==> flow/design.v <==
module segdec(input logic [3:0] in, output logic [6:0] out);
	always_comb
	begin
		case (in)
			4'b0000 :
				out = 7'b0111111;  
			4'b0001 :
				out = 7'b0000110;  
			4'b0010 :
				out = 7'b1011011;  
			4'b0011 :
				out = 7'b1001111;  
			4'b0100 :
				out = 7'b1100110;  
			4'b0101 :
				out = 7'b1101101;  
			4'b0110 :
				out = 7'b1111100;  
			4'b0111 :
				out = 7'b0000111;  
			4'b1000 :
				out = 7'b1111111;  
			4'b1001 :
				out = 7'b1100111;  
			4'b1010 :
				out = 7'b1000000;
			default :
				out = 7'b0000000;
    		endcase
	end
endmodule
module bin_to_bcd(input logic [7:0] in, output logic [3:0][6:0] disp);
logic[3:0] sign_num, units, tens, hundreds;
logic[7:0] num;
logic sign;
always_comb
begin
	sign = in[$high(in)];
	if(sign)  
		num = 0 - in;
	else
		num = in;
	hundreds = num / 100;
	num = num - (hundreds)*100;  
	tens = num / 10;
	num = num - (tens)*10;  
	units = num;
end
always_comb
	if(sign)
		sign_num = 4'hA;
	else
		sign_num = 4'hF;
segdec signdec
(
	.in(sign_num),
	.out(disp[3])
);
segdec hundreddec
(
	.in(hundreds),
	.out(disp[2])
);
segdec tendec
(
	.in(tens),
	.out(disp[1])
);
segdec unitdec
(
	.in(units),
	.out(disp[0])
);
endmodule
module debounce #(parameter int COUNT=500000) (input logic clk, signal_in, output logic signal_out);
logic prev_signal;
int unsigned cnt;
always_ff @(posedge clk)
begin
	if(prev_signal != signal_in)
	begin
		cnt <= 0;  
	end
	else if(cnt >= COUNT)
	begin
		cnt <= 0;  
		signal_out <= signal_in;
	end
	else
	begin
		cnt <= cnt +1;
	end
	prev_signal <= signal_in;
end
endmodule
module read_sm(input logic clk, reset_n, handshake, run, output logic read, done);
enum {HALT, WAIT_1, WAIT_0, DONE} state;
always_ff @(posedge clk, negedge reset_n)
begin
	if(!reset_n)
	begin
		state <= HALT;
		read <= 0;
	end
	else
	begin
		read <= 0;
		unique case(state)
			HALT : if(run) state <= WAIT_1;
			WAIT_1 :
			begin
				if(handshake)
				begin
					state <= WAIT_0;
					read <= '1;  
				end
			end
			WAIT_0 : if(!handshake) state <= DONE;
			DONE : state <= HALT;
		endcase
	end
end
always_comb
	if(state == DONE)
		done = 1;
	else
		done = 0;
endmodule
module sm(input logic clk, input logic [10-1:0] SW, input logic [8-1:0] re_res, im_res, output logic [8-1:0] LED, output logic [8-1:0] re_a, im_a, re_q, im_q);
typedef enum {REAL_A, IMAG_A, REAL_Q, IMAG_Q, DISP_REAL, DISP_IMAG} stateType;
stateType state;
logic reset_n;
logic handshake;
logic [8-1:0] data_in;
always_comb
begin
	reset_n = SW[$high(SW)];
	handshake = SW[$high(SW) -1];
	data_in =  SW[$high(SW) -2 : $low(SW)];
end
logic read_run, read_trigger, read_done;
read_sm re_sm0
(
	.clk(clk),
	.reset_n(reset_n),
	.handshake(handshake),
	.run(read_run),
	.read(read_trigger),
	.done(read_done)
);
always_comb
	read_run = (state == REAL_A) || (state == IMAG_A) || (state == REAL_Q) || (state == IMAG_Q);
always_ff @(posedge clk, negedge reset_n)
begin
	if(!reset_n)
		state <= REAL_A;
	else
	begin
		unique case(state)
			REAL_A: if(read_done) state <= IMAG_A;
			IMAG_A: if(read_done) state <= REAL_Q;
			REAL_Q: if(read_done) state <= IMAG_Q;
			IMAG_Q: if(read_done) state <= DISP_REAL;
			DISP_REAL : if(handshake == 1) state <= DISP_IMAG;
			DISP_IMAG : if(handshake == 0) state <= REAL_A;
		endcase
	end
end
always_ff @(posedge clk)
begin
	if(read_trigger)
	begin
		unique case(state)
			REAL_A: re_a <= data_in;
			IMAG_A: im_a <= data_in;
			REAL_Q: re_q <= data_in;
			IMAG_Q: im_q <= data_in;
			default: ;
		endcase
	end
end
always_comb
begin
	if(state == DISP_REAL)
		LED = re_res;
	else if(state == DISP_IMAG)
		LED = im_res;
	else
		LED = '0;
end
endmodule
module mult(input logic signed [(2*8 -1)-1:0] re_x, im_x, re_y, im_y, output logic signed [2*(2*8 -1)-1:0] re_z, im_z);
logic signed [(2*8 -1)-1:0] a,b,c,d;
always_comb
begin
	a = re_x;
	b = im_x;
	c = re_y;
	d = im_y;
end
logic signed [2*(2*8 -1)-1:0] ac, bd, ad, bc;
always_comb
begin
	ac = a*c;
	bd = b*d;
	ad = a*d;
	bc = b*c;
	re_z = ac - bd;
	im_z = ad + bc;
end
endmodule
module cmplx_mult(
input logic clk,
input logic [10-1:0] switches,
output logic [8-1:0] LED,
output logic [6:0] HEX0,
output logic [6:0] HEX1,
output logic [6:0] HEX2,
output logic [6:0] HEX3,
output logic [6:0] HEX4,
output logic [6:0] HEX5,
output logic [6:0] HEX6,
output logic [6:0] HEX7);
logic [8-1:0] re_a, im_a, re_q, im_q;
logic [8-1:0] re_res, im_res;
logic [10-1:0] SW;
always_comb
	SW[$high(SW)-2:$low(SW)] = switches[$high(switches)-2:$low(switches)];
debounce #(.COUNT(1000)) db0
(
	.clk(clk),
	.signal_in(switches[$high(switches)]),
	.signal_out(SW[$high(SW)])
);
debounce #(.COUNT(1000)) db1
(
	.clk(clk),
	.signal_in(switches[$high(switches)-1]),
	.signal_out(SW[$high(SW)-1])
);
sm sm0 (.*);
logic signed [(2*8 -1)-1:0] re_x, im_x, re_y, im_y;
logic signed [2*(2*8 -1)-1:0] re_z, im_z;
localparam INPUT_SHIFT = (2*8 -1) - 8;
localparam OUTPUT_LOW = 2*INPUT_SHIFT -1;
localparam OUTPUT_HIGH = OUTPUT_LOW + 8 -1;
always_comb
begin
	re_x = $signed(re_a);
	im_x = $signed(im_a);
	re_y = $signed(re_q) << INPUT_SHIFT;
	im_y = $signed(im_q) << INPUT_SHIFT;
	re_res = re_z[OUTPUT_HIGH : OUTPUT_LOW];
	im_res = im_z[OUTPUT_HIGH : OUTPUT_LOW];
end
mult mult0
(.*);
logic [3:0][6:0] sw_hex;
always_comb
begin
	HEX0 = ~ sw_hex[0];  
	HEX1 = ~ sw_hex[1];  
	HEX2 = ~ sw_hex[2];  
	HEX3 = ~ sw_hex[3];  
end
bin_to_bcd sw_disp
(
	.in(SW[7:0]),
	.disp(sw_hex)
);
logic [3:0][6:0] led_hex;
always_comb
begin
	HEX4 = ~ led_hex[0];  
	HEX5 = ~ led_hex[1];  
	HEX6 = ~ led_hex[2];  
	HEX7 = ~ led_hex[3];  
end
bin_to_bcd led_disp
(
	.in(LED),
	.disp(led_hex)
);
endmodule
Subject: tool reports on cmplx_mult

Hi,

* Tool chain data of cmplx_mult *
Tool output for the design above before and after an edit, in the order of the flow.
Lines under "unedited" count in the file above, lines under "edited" in the edited file.
"change" is "edited" less "unedited", of the values as shown; "relative change" is that difference over "unedited", in percent.
Cell names lack the library's common part.
The mark - stands for no value.

inputs
  top = cmplx_mult
  clock = clk
  standard-cell library = sky130hd
  library corner = tt_025C_1v80

* Diff *
Unified diff, file above to edited file.
The edit is scripted: it alters the design's behaviour and was not made to optimise anything.

begin of diff
@@ -91,6 +91,6 @@
 		cnt <= cnt +1;
 	end
-	prev_signal <= signal_in;
-end
+end
+always_comb prev_signal = signal_in;
 endmodule
 module read_sm(input logic clk, reset_n, handshake, run, output logic read, done);
end of diff

* Elaborated design *
Source: Yosys, flattened and elaborated, memories not mapped. Widths are those after wreduce. Registers that Yosys merges into a memory's read port (data or address) are not register bits. Print and check cells do not count. Equal cells are merged and count once.
Memory sizes are those after Yosys's memory passes, which may raise the word count (mostly to a power of two), join words into wider ones and drop unused or constant bits.

cells by class
  what                           unedited  edited  change  relative change (%)
  reduce/logical cells           17        13      -4      -23.53
  multipliers                    8         8       0       0.00
  equality and inequality tests  19        17      -2      -10.53
  $add $sub $neg                 10        10      0       0.00
  divide/modulo/power cells      4         4       0       0.00
  mux-type cells                 20        20      0       0.00
  bitwise operators              10        8       -2      -20.00
  $lt $le $gt $ge                2         2       0       0.00

operator list
  operator               unedited  edited  change  relative change (%)
  2-bit AND reduction    6         4       -2      -33.33
  1-bit inequality test  2         0       -2      -100.00
  1-bit inverter         2         0       -2      -100.00
  2-bit OR reduction     2         0       -2      -100.00

Unchanged operator kinds not shown: 30.

bit counts
  what                        unedited  edited  change  relative change (%)
  register bits               165       163     -2      -1.21
  memory cells                8         8       0       0.00
  output and inout port bits  64        64      0       0.00
  bits of input ports         11        11      0       0.00
  memory bits (read-only)     896       896     0       0.00
  elaborated cells            111       101     -10     -9.01

memory list
  what                                          unedited                                                                      edited
  shape (words x width / read and write ports)  16x7 r1 w0; 16x7 r1 w0; 16x7 r1 w0; 16x7 r1 w0; 16x7 r1 w0; 16x7 r1 w0; [+2]  16x7 r1 w0; 16x7 r1 w0; 16x7 r1 w0; 16x7 r1 w0; 16x7 r1 w0; 16x7 r1 w0; [+2]

A list marked [+n] leaves out that many cells.

* Logic depth *
Longest topological path by Yosys (ltp), each cell counted once; first at word level (registers and memories cut), then after technology mapping (sequential cells cut; the memories' decode and read muxes count).

logic depth
  what                          unedited  edited  change  relative change (%)
  depth after elaboration       12        12      0       0.00
  ABC_AREA                      0         0       -       -
  depth in mapped cells         61        64      +3      +4.92
  depth with buffers taken out  58        60      +2      +3.45

* Synthesis result *
Yosys stat after the flow's synthesis: flattened, memories mapped to cells. It holds for the ABC_AREA given above (unset counts as 0); a run with the other value may have another netlist.

cell types
  cell type  unedited  edited  change  relative change (%)
  nor2_1     76        90      +14     +18.42
  nand3_1    23        34      +11     +47.83
  nor3_1     13        23      +10     +76.92
  and2_1     181       173     -8      -4.42
  or2b_1     0         8       +8      -
  nand2_1    108       101     -7      -6.48
  nand2b_1   32        25      -7      -21.88
  a211oi_1   11        17      +6      +54.55
  a22oi_1    12        7       -5      -41.67
  xnor3_1    9         4       -5      -55.56
  nand3b_1   2         7       +5      +250.00
  a21o_1     20        24      +4      +20.00
  o21bai_1   11        7       -4      -36.36
  o211ai_1   8         12      +4      +50.00
  buf_2      1         5       +4      +400.00
  o2111ai_1  0         4       +4      -
  a21oi_1    61        64      +3      +4.92
  o21ai_0    43        46      +3      +6.98

Unchanged cell types not shown: 24.
The list need not be complete.

mapped netlist
  what                             unedited  edited    change  relative change (%)
  mapped flip-flops                111       109       -2      -1.80
  standard cells after synthesis   1,785     1,861     +76     +4.26
  area of sequential cells (um^2)  2,620.0   2,580.0   -40.0   -1.53
  buffer cells                     63        70        +7      +11.11
  mapped area (um^2)               16,046.6  16,550.9  +504.3  +3.14

By module: a second synthesis without flattening, with its own total; a netlist apart from the flattened one above.

unflattened totals
  what                                     unedited  edited    change  relative change (%)
  cell total of the unflattened synthesis  4,730     4,707     -23     -0.49
  area (unflattened synthesis) (um^2)      42,938.7  42,778.5  -160.2  -0.37

Each row is one instance without its submodules.

modules, unedited
  module                 area (um^2)  cells  seq. area (um^2)  instances
  mult                   34,859.7     3,814  0.0               1
  bin_to_bcd             1,407.6      192    0.0               2
  debounce (COUNT=1000)  1,047.3      86     690.7             2
  segdec                 185.2        28     0.0               8
  sm                     1,303.8      66     1,112.3           1
  cmplx_mult             214.0        57     0.0               1
  read_sm                170.2        13     126.4             1

modules, edited
  module                 area (um^2)  cells  seq. area (um^2)  instances
  mult                   34,769.6     3,793  0.0               1
  bin_to_bcd             1,407.6      192    0.0               2
  debounce (COUNT=1000)  1,012.2      85     670.6             2
  segdec                 185.2        28     0.0               8
  sm                     1,303.8      66     1,112.3           1
  cmplx_mult             214.0        57     0.0               1
  read_sm                170.2        13     126.4             1

* Worst setup path after synthesis *
Source: OpenSTA report_checks on the synthesized netlist (no wires, ideal clock, input and output delay 20% of the period each), path of least setup slack; recovery checks are left aside. Register names are those of the netlist, which keeps one name where synthesis merged equal registers.

path after synthesis
  what                                 unedited              edited                change  relative change (%)
  path type                            register to output    register to output    -       -
  from                                 register sm0.im_a[3]  register sm0.re_q[4]  -       -
  to                                   output port HEX4[0]   output port HEX4[2]   -       -
  stages                               60                    60                    0       0.00
  time at the first pin (ps)           0                     0                     0       -
  output delay (ps)                    4,000                 4,000                 0       0.00
  required time (ps)                   16,000                16,000                0       0.00
  arrival time (ps)                    12,079                12,134                +55     +0.46
  slack (ps)                           3,921                 3,866                 -55     -
  clock period (ps)                    20,000                20,000                0       0.00
  delay of the path (ps)               12,079                12,134                +55     +0.46
  buffers on the path                  3                     3                     0       0.00
  period reached after synthesis (ps)  16,079                16,134                +55     +0.34

"delay of the path" is the arrival time less input delay plus setup time.
At an output port there is no setup time.
"stages": output pins that drive a net of the path, with the launching flip-flop's if there is one; two outputs of one cell count as two.
"period reached after synthesis" = period - worst setup slack (recovery checks aside). The figure is calculated, with input and output delays left at 20% of the set period.
The rows between start and end are the longest chain of elaborated cells between them; the timing report does not say that the signal goes this way. Where chains are equally long, one stands for them.
Each line given opens the expression or statement behind the cell; cells for indexed reads and writes are added by Yosys, which also makes memories of some case tables.
A memory read counts as a cell of the chain, while the word-level depth stops at memories.

between the ends, after synthesis, unedited
  path through = edfxtp_1 clkbuf_1 and2_1 fa_1 inv_1 fa_1 inv_1 fa_1 inv_1 fa_1 inv_1 ha_1 inv_1 nor2_1 nor2_1 o21bai_1 a21oi_1 o21bai_1 (+24 left out) a31oi_1 or2_2 mux2i_1 a221o_1 and2_1 clkbuf_1 ha_1 and2_1 nand2b_1 o211ai_1 o221a_2 ha_1 inv_1 fa_1 xnor2_1 nand4_2 and2_4 a311oi_1
  cells in the longest elaborated chain = 14
  elaborated cells between the ends (all ways) = 16
  source lines of those cells = 14
  those cells by class = 5 x add/sub; 4 x mul; 2 x div; 3 x mux; 1 x logic; 1 x memory

RTL lines, path after synthesis, unedited
  what                                          RTL line  text
  start: declaration                            129       module sm(input logic clk, input logic [10-1:0] SW, input logic [8-1:0] re_res, im_res, output logic [8-1:0] L ...
  start: assignment                             175       IMAG_A: im_a <= data_in;
  8-bit by 8-bit multiplier with 14-bit output  207       bc = b*c;
  21-bit adder                                  209       im_z = ad + bc;
  8-bit 2-to-1 mux                              186       else if(state == DISP_IMAG)
  8-bit 2-to-1 mux                              184       if(state == DISP_REAL)
  1-bit by 8-bit subtractor with 8-bit output   40        num = 0 - in;
  8-bit 2-to-1 mux                              39        if(sign)
  8-bit by 7-bit divider with 32-bit output     43        hundreds = num / 100;
  4-bit by 5-bit multiplier with 6-bit output   44        num = num - (hundreds)*100;
  8-bit subtractor                              44
  8-bit by 4-bit divider with 32-bit output     45        tens = num / 10;
  4-bit by 3-bit multiplier with 3-bit output   46        num = num - (tens)*10;
  4-bit subtractor                              46
  memory read 16 x 7 bit                        4         case (in)
  7-bit inverter                                274       HEX4 = ~ led_hex[0];
  end: declaration                              220       output logic [6:0] HEX4,

Nets of the timed path that keep an RTL name, with a line that drives or declares them; the list need not be complete.

nets with RTL names, path after synthesis, unedited
  net      RTL line  text
  HEX7[6]  277       HEX7 = ~ led_hex[3];

between the ends, after synthesis, edited
  path through = edfxtp_1 clkbuf_1 and2_1 fa_1 inv_1 fa_1 inv_1 fa_1 inv_1 fa_1 inv_1 ha_1 o21ai_0 nor2_1 o21a_1 nor3_1 a21oi_1 ha_1 (+24 left out) a31o_1 o21a_1 nor2_1 ha_1 nand2_1 o41ai_1 a41o_1 a211oi_1 a31o_2 a211oi_4 inv_1 ha_1 inv_1 fa_1 xor2_1 xnor2_2 nor3b_4 a21oi_1
  cells in the longest elaborated chain = 14
  elaborated cells between the ends (all ways) = 16
  source lines of those cells = 14
  those cells by class = 5 x add/sub; 4 x mul; 2 x div; 3 x mux; 1 x logic; 1 x memory

RTL lines, path after synthesis, edited
  what                                          RTL line  text
  start: declaration                            129       module sm(input logic clk, input logic [10-1:0] SW, input logic [8-1:0] re_res, im_res, output logic [8-1:0] L ...
  start: assignment                             176       REAL_Q: re_q <= data_in;
  8-bit by 8-bit multiplier with 14-bit output  207       bc = b*c;
  21-bit adder                                  209       im_z = ad + bc;
  8-bit 2-to-1 mux                              186       else if(state == DISP_IMAG)
  8-bit 2-to-1 mux                              184       if(state == DISP_REAL)
  1-bit by 8-bit subtractor with 8-bit output   40        num = 0 - in;
  8-bit 2-to-1 mux                              39        if(sign)
  8-bit by 7-bit divider with 32-bit output     43        hundreds = num / 100;
  4-bit by 5-bit multiplier with 6-bit output   44        num = num - (hundreds)*100;
  8-bit subtractor                              44
  8-bit by 4-bit divider with 32-bit output     45        tens = num / 10;
  4-bit by 3-bit multiplier with 3-bit output   46        num = num - (tens)*10;
  4-bit subtractor                              46
  memory read 16 x 7 bit                        4         case (in)
  7-bit inverter                                274       HEX4 = ~ led_hex[0];
  end: declaration                              220       output logic [6:0] HEX4,

nets with RTL names, path after synthesis, edited
  net      RTL line  text
  HEX7[6]  277       HEX7 = ~ led_hex[3];

* Path in the finished layout *
Path of least setup slack in the final report of each run of pair A (OpenROAD, finished layout, wires in). Where an end is a register, its clock arrival counts in the times.
The report prints the path's times to 10 ps; the period is as set.

path after layout
  what                        unedited                edited                change  relative change (%)
  path type                   input to output         register to output    -       -
  from                        input port switches[0]  register sm0.im_a[0]  -       -
  to                          output port HEX0[5]     output port HEX4[0]   -       -
  time at the first pin (ps)  4,000                   340                   -3,660  -91.50
  stages                      37                      55                    +18     +48.65
  external input delay (ps)   4,000                   -                     -       -
  arrival time (ps)           14,610                  14,400                -210    -1.44
  clock period (ps)           20,000                  20,000                0       0.00
  output delay (ps)           4,000                   4,000                 0       0.00
  buffers on the path         2                       1                     -1      -50.00
  slack (ps)                  1,390                   1,600                 +210    -
  required time (ps)          16,000                  16,000                0       0.00

The rows between start and end are the longest chain of elaborated cells between them; the timing report does not say that the signal goes this way. Where chains are equally long, one stands for them.
A memory read counts as a cell of the chain, while the word-level depth stops at memories.

between the ends, after layout, unedited
  path through = clkdlybuf4s50_1 inv_1 ha_1 or3b_2 a21boi_0 nor2_1 ha_1 o21a_1 ha_1 nand3b_1 nor2_1 o21ai_0 inv_1 ha_1 ha_1 inv_1 a21oi_1 or3_1 and2_1 ha_1 or2_2 a21o_1 a22oi_1 o21ai_0 a21oi_1 o21ai_0 mux2i_1 a21oi_1 nand3_1 ha_1 inv_1 fa_1 xnor2_1 xor2_1 mux2_2 a22oi_1 clkdlybuf4s50_1
  cells in the longest elaborated chain = 10
  elaborated cells between the ends (all ways) = 10
  source lines of those cells = 8
  those cells by class = 3 x add/sub; 2 x mul; 2 x div; 1 x mux; 1 x logic; 1 x memory

RTL lines, path after layout, unedited
  what                                         RTL line  text
  start: declaration                           214       input logic [10-1:0] switches,
  1-bit by 8-bit subtractor with 8-bit output  40        num = 0 - in;
  8-bit 2-to-1 mux                             39        if(sign)
  8-bit by 7-bit divider with 32-bit output    43        hundreds = num / 100;
  4-bit by 5-bit multiplier with 6-bit output  44        num = num - (hundreds)*100;
  8-bit subtractor                             44
  8-bit by 4-bit divider with 32-bit output    45        tens = num / 10;
  4-bit by 3-bit multiplier with 3-bit output  46        num = num - (tens)*10;
  4-bit subtractor                             46
  memory read 16 x 7 bit                       4         case (in)
  7-bit inverter                               261       HEX0 = ~ sw_hex[0];
  end: declaration                             216       output logic [6:0] HEX0,

between the ends, after layout, edited
  path through = edfxtp_1 or2b_1 fa_1 fa_1 inv_1 fa_1 inv_1 fa_1 inv_1 ha_1 nand3_1 o2111ai_1 a21oi_1 o21bai_1 xor2_1 ha_1 a21o_1 a21oi_1 (+19 left out) o21a_1 nor2_1 ha_1 nand2_1 o41ai_1 a41o_1 a211oi_1 a31o_2 a211oi_4 inv_1 ha_1 inv_1 fa_1 xor2_1 xnor2_2 nor2_1 a211oi_2 clkdlybuf4s50_1
  cells in the longest elaborated chain = 14
  elaborated cells between the ends (all ways) = 16
  source lines of those cells = 14
  those cells by class = 5 x add/sub; 4 x mul; 2 x div; 3 x mux; 1 x logic; 1 x memory

RTL lines, path after layout, edited
  what                                          RTL line  text
  start: declaration                            129       module sm(input logic clk, input logic [10-1:0] SW, input logic [8-1:0] re_res, im_res, output logic [8-1:0] L ...
  start: assignment                             175       IMAG_A: im_a <= data_in;
  8-bit by 8-bit multiplier with 14-bit output  207       bc = b*c;
  21-bit adder                                  209       im_z = ad + bc;
  8-bit 2-to-1 mux                              186       else if(state == DISP_IMAG)
  8-bit 2-to-1 mux                              184       if(state == DISP_REAL)
  1-bit by 8-bit subtractor with 8-bit output   40        num = 0 - in;
  8-bit 2-to-1 mux                              39        if(sign)
  8-bit by 7-bit divider with 32-bit output     43        hundreds = num / 100;
  4-bit by 5-bit multiplier with 6-bit output   44        num = num - (hundreds)*100;
  8-bit subtractor                              44
  8-bit by 4-bit divider with 32-bit output     45        tens = num / 10;
  4-bit by 3-bit multiplier with 3-bit output   46        num = num - (tens)*10;
  4-bit subtractor                              46
  memory read 16 x 7 bit                        4         case (in)
  7-bit inverter                                274       HEX4 = ~ led_hex[0];
  end: declaration                              220       output logic [6:0] HEX4,

* Flow runs *
Runs of the flow (Yosys, OpenROAD) on both versions; the two runs of a pair have the same settings. The constraints put input and output delay at 20% of the set period each and load the outputs with 0.01 pF.

flow settings, pair A
  CORE_UTILIZATION = 40
  PLACE_DENSITY = 0.6
  period_ns = 20.0
  CAP_MARGIN = 20
  CORE_MARGIN = 2
  SLEW_MARGIN = 20

results, pair A
  what                                    unedited  edited    change    relative change (%)
  reached clock period (ps)               18,612    18,399    -213      -1.14
  utilization of the finished layout (%)  44.2      44.1      -0.1      -
  summed negative setup slack (ps)        0         0         0         -
  standard-cell area after layout (um^2)  17,505.5  17,996.0  +490.5    +2.80
  lowest setup slack (ps)                 1,388     1,601     +213      -
  die outline area (um^2)                 41,734.4  43,021.0  +1,286.6  +3.08
  area of the synthesized netlist (um^2)  16,046.6  16,550.9  +504.3    +3.14

flow settings, pair B
  CORE_MARGIN = 5
  CORE_UTILIZATION = 50
  CTS_CLUSTER_DIAMETER = 91
  GPL_ROUTABILITY_DRIVEN = 0
  HOLD_SLACK_MARGIN = 0.29
  PLACE_DENSITY_LB_ADDON = 0.13
  SETUP_SLACK_MARGIN = 5.0
  SLEW_MARGIN = 0
  period_ns = 19.1
  CAP_MARGIN = 20

results, pair B
  what                                       unedited  edited    change    relative change (%)
  reached clock period (ps)                  15,747    15,906    +159      +1.01
  utilization of the finished layout (%)     66.3      65.3      -1.0      -
  summed negative setup slack (ps)           0         0         0         -
  worst hold slack in the final report (ps)  475       476       +1        -
  standard-cell area after layout (um^2)     20,965.1  21,301.7  +336.6    +1.61
  lowest setup slack (ps)                    3,353     3,194     -159      -
  die outline area (um^2)                    35,775.8  36,841.0  +1,065.2  +2.98
  area of the synthesized netlist (um^2)     16,046.6  16,550.9  +504.3    +3.14

"reached clock period" is the run's clock period less its worst setup slack. It is reckoned from that one timing run; input and output delays stay at 20% of the period that was set.

Regards
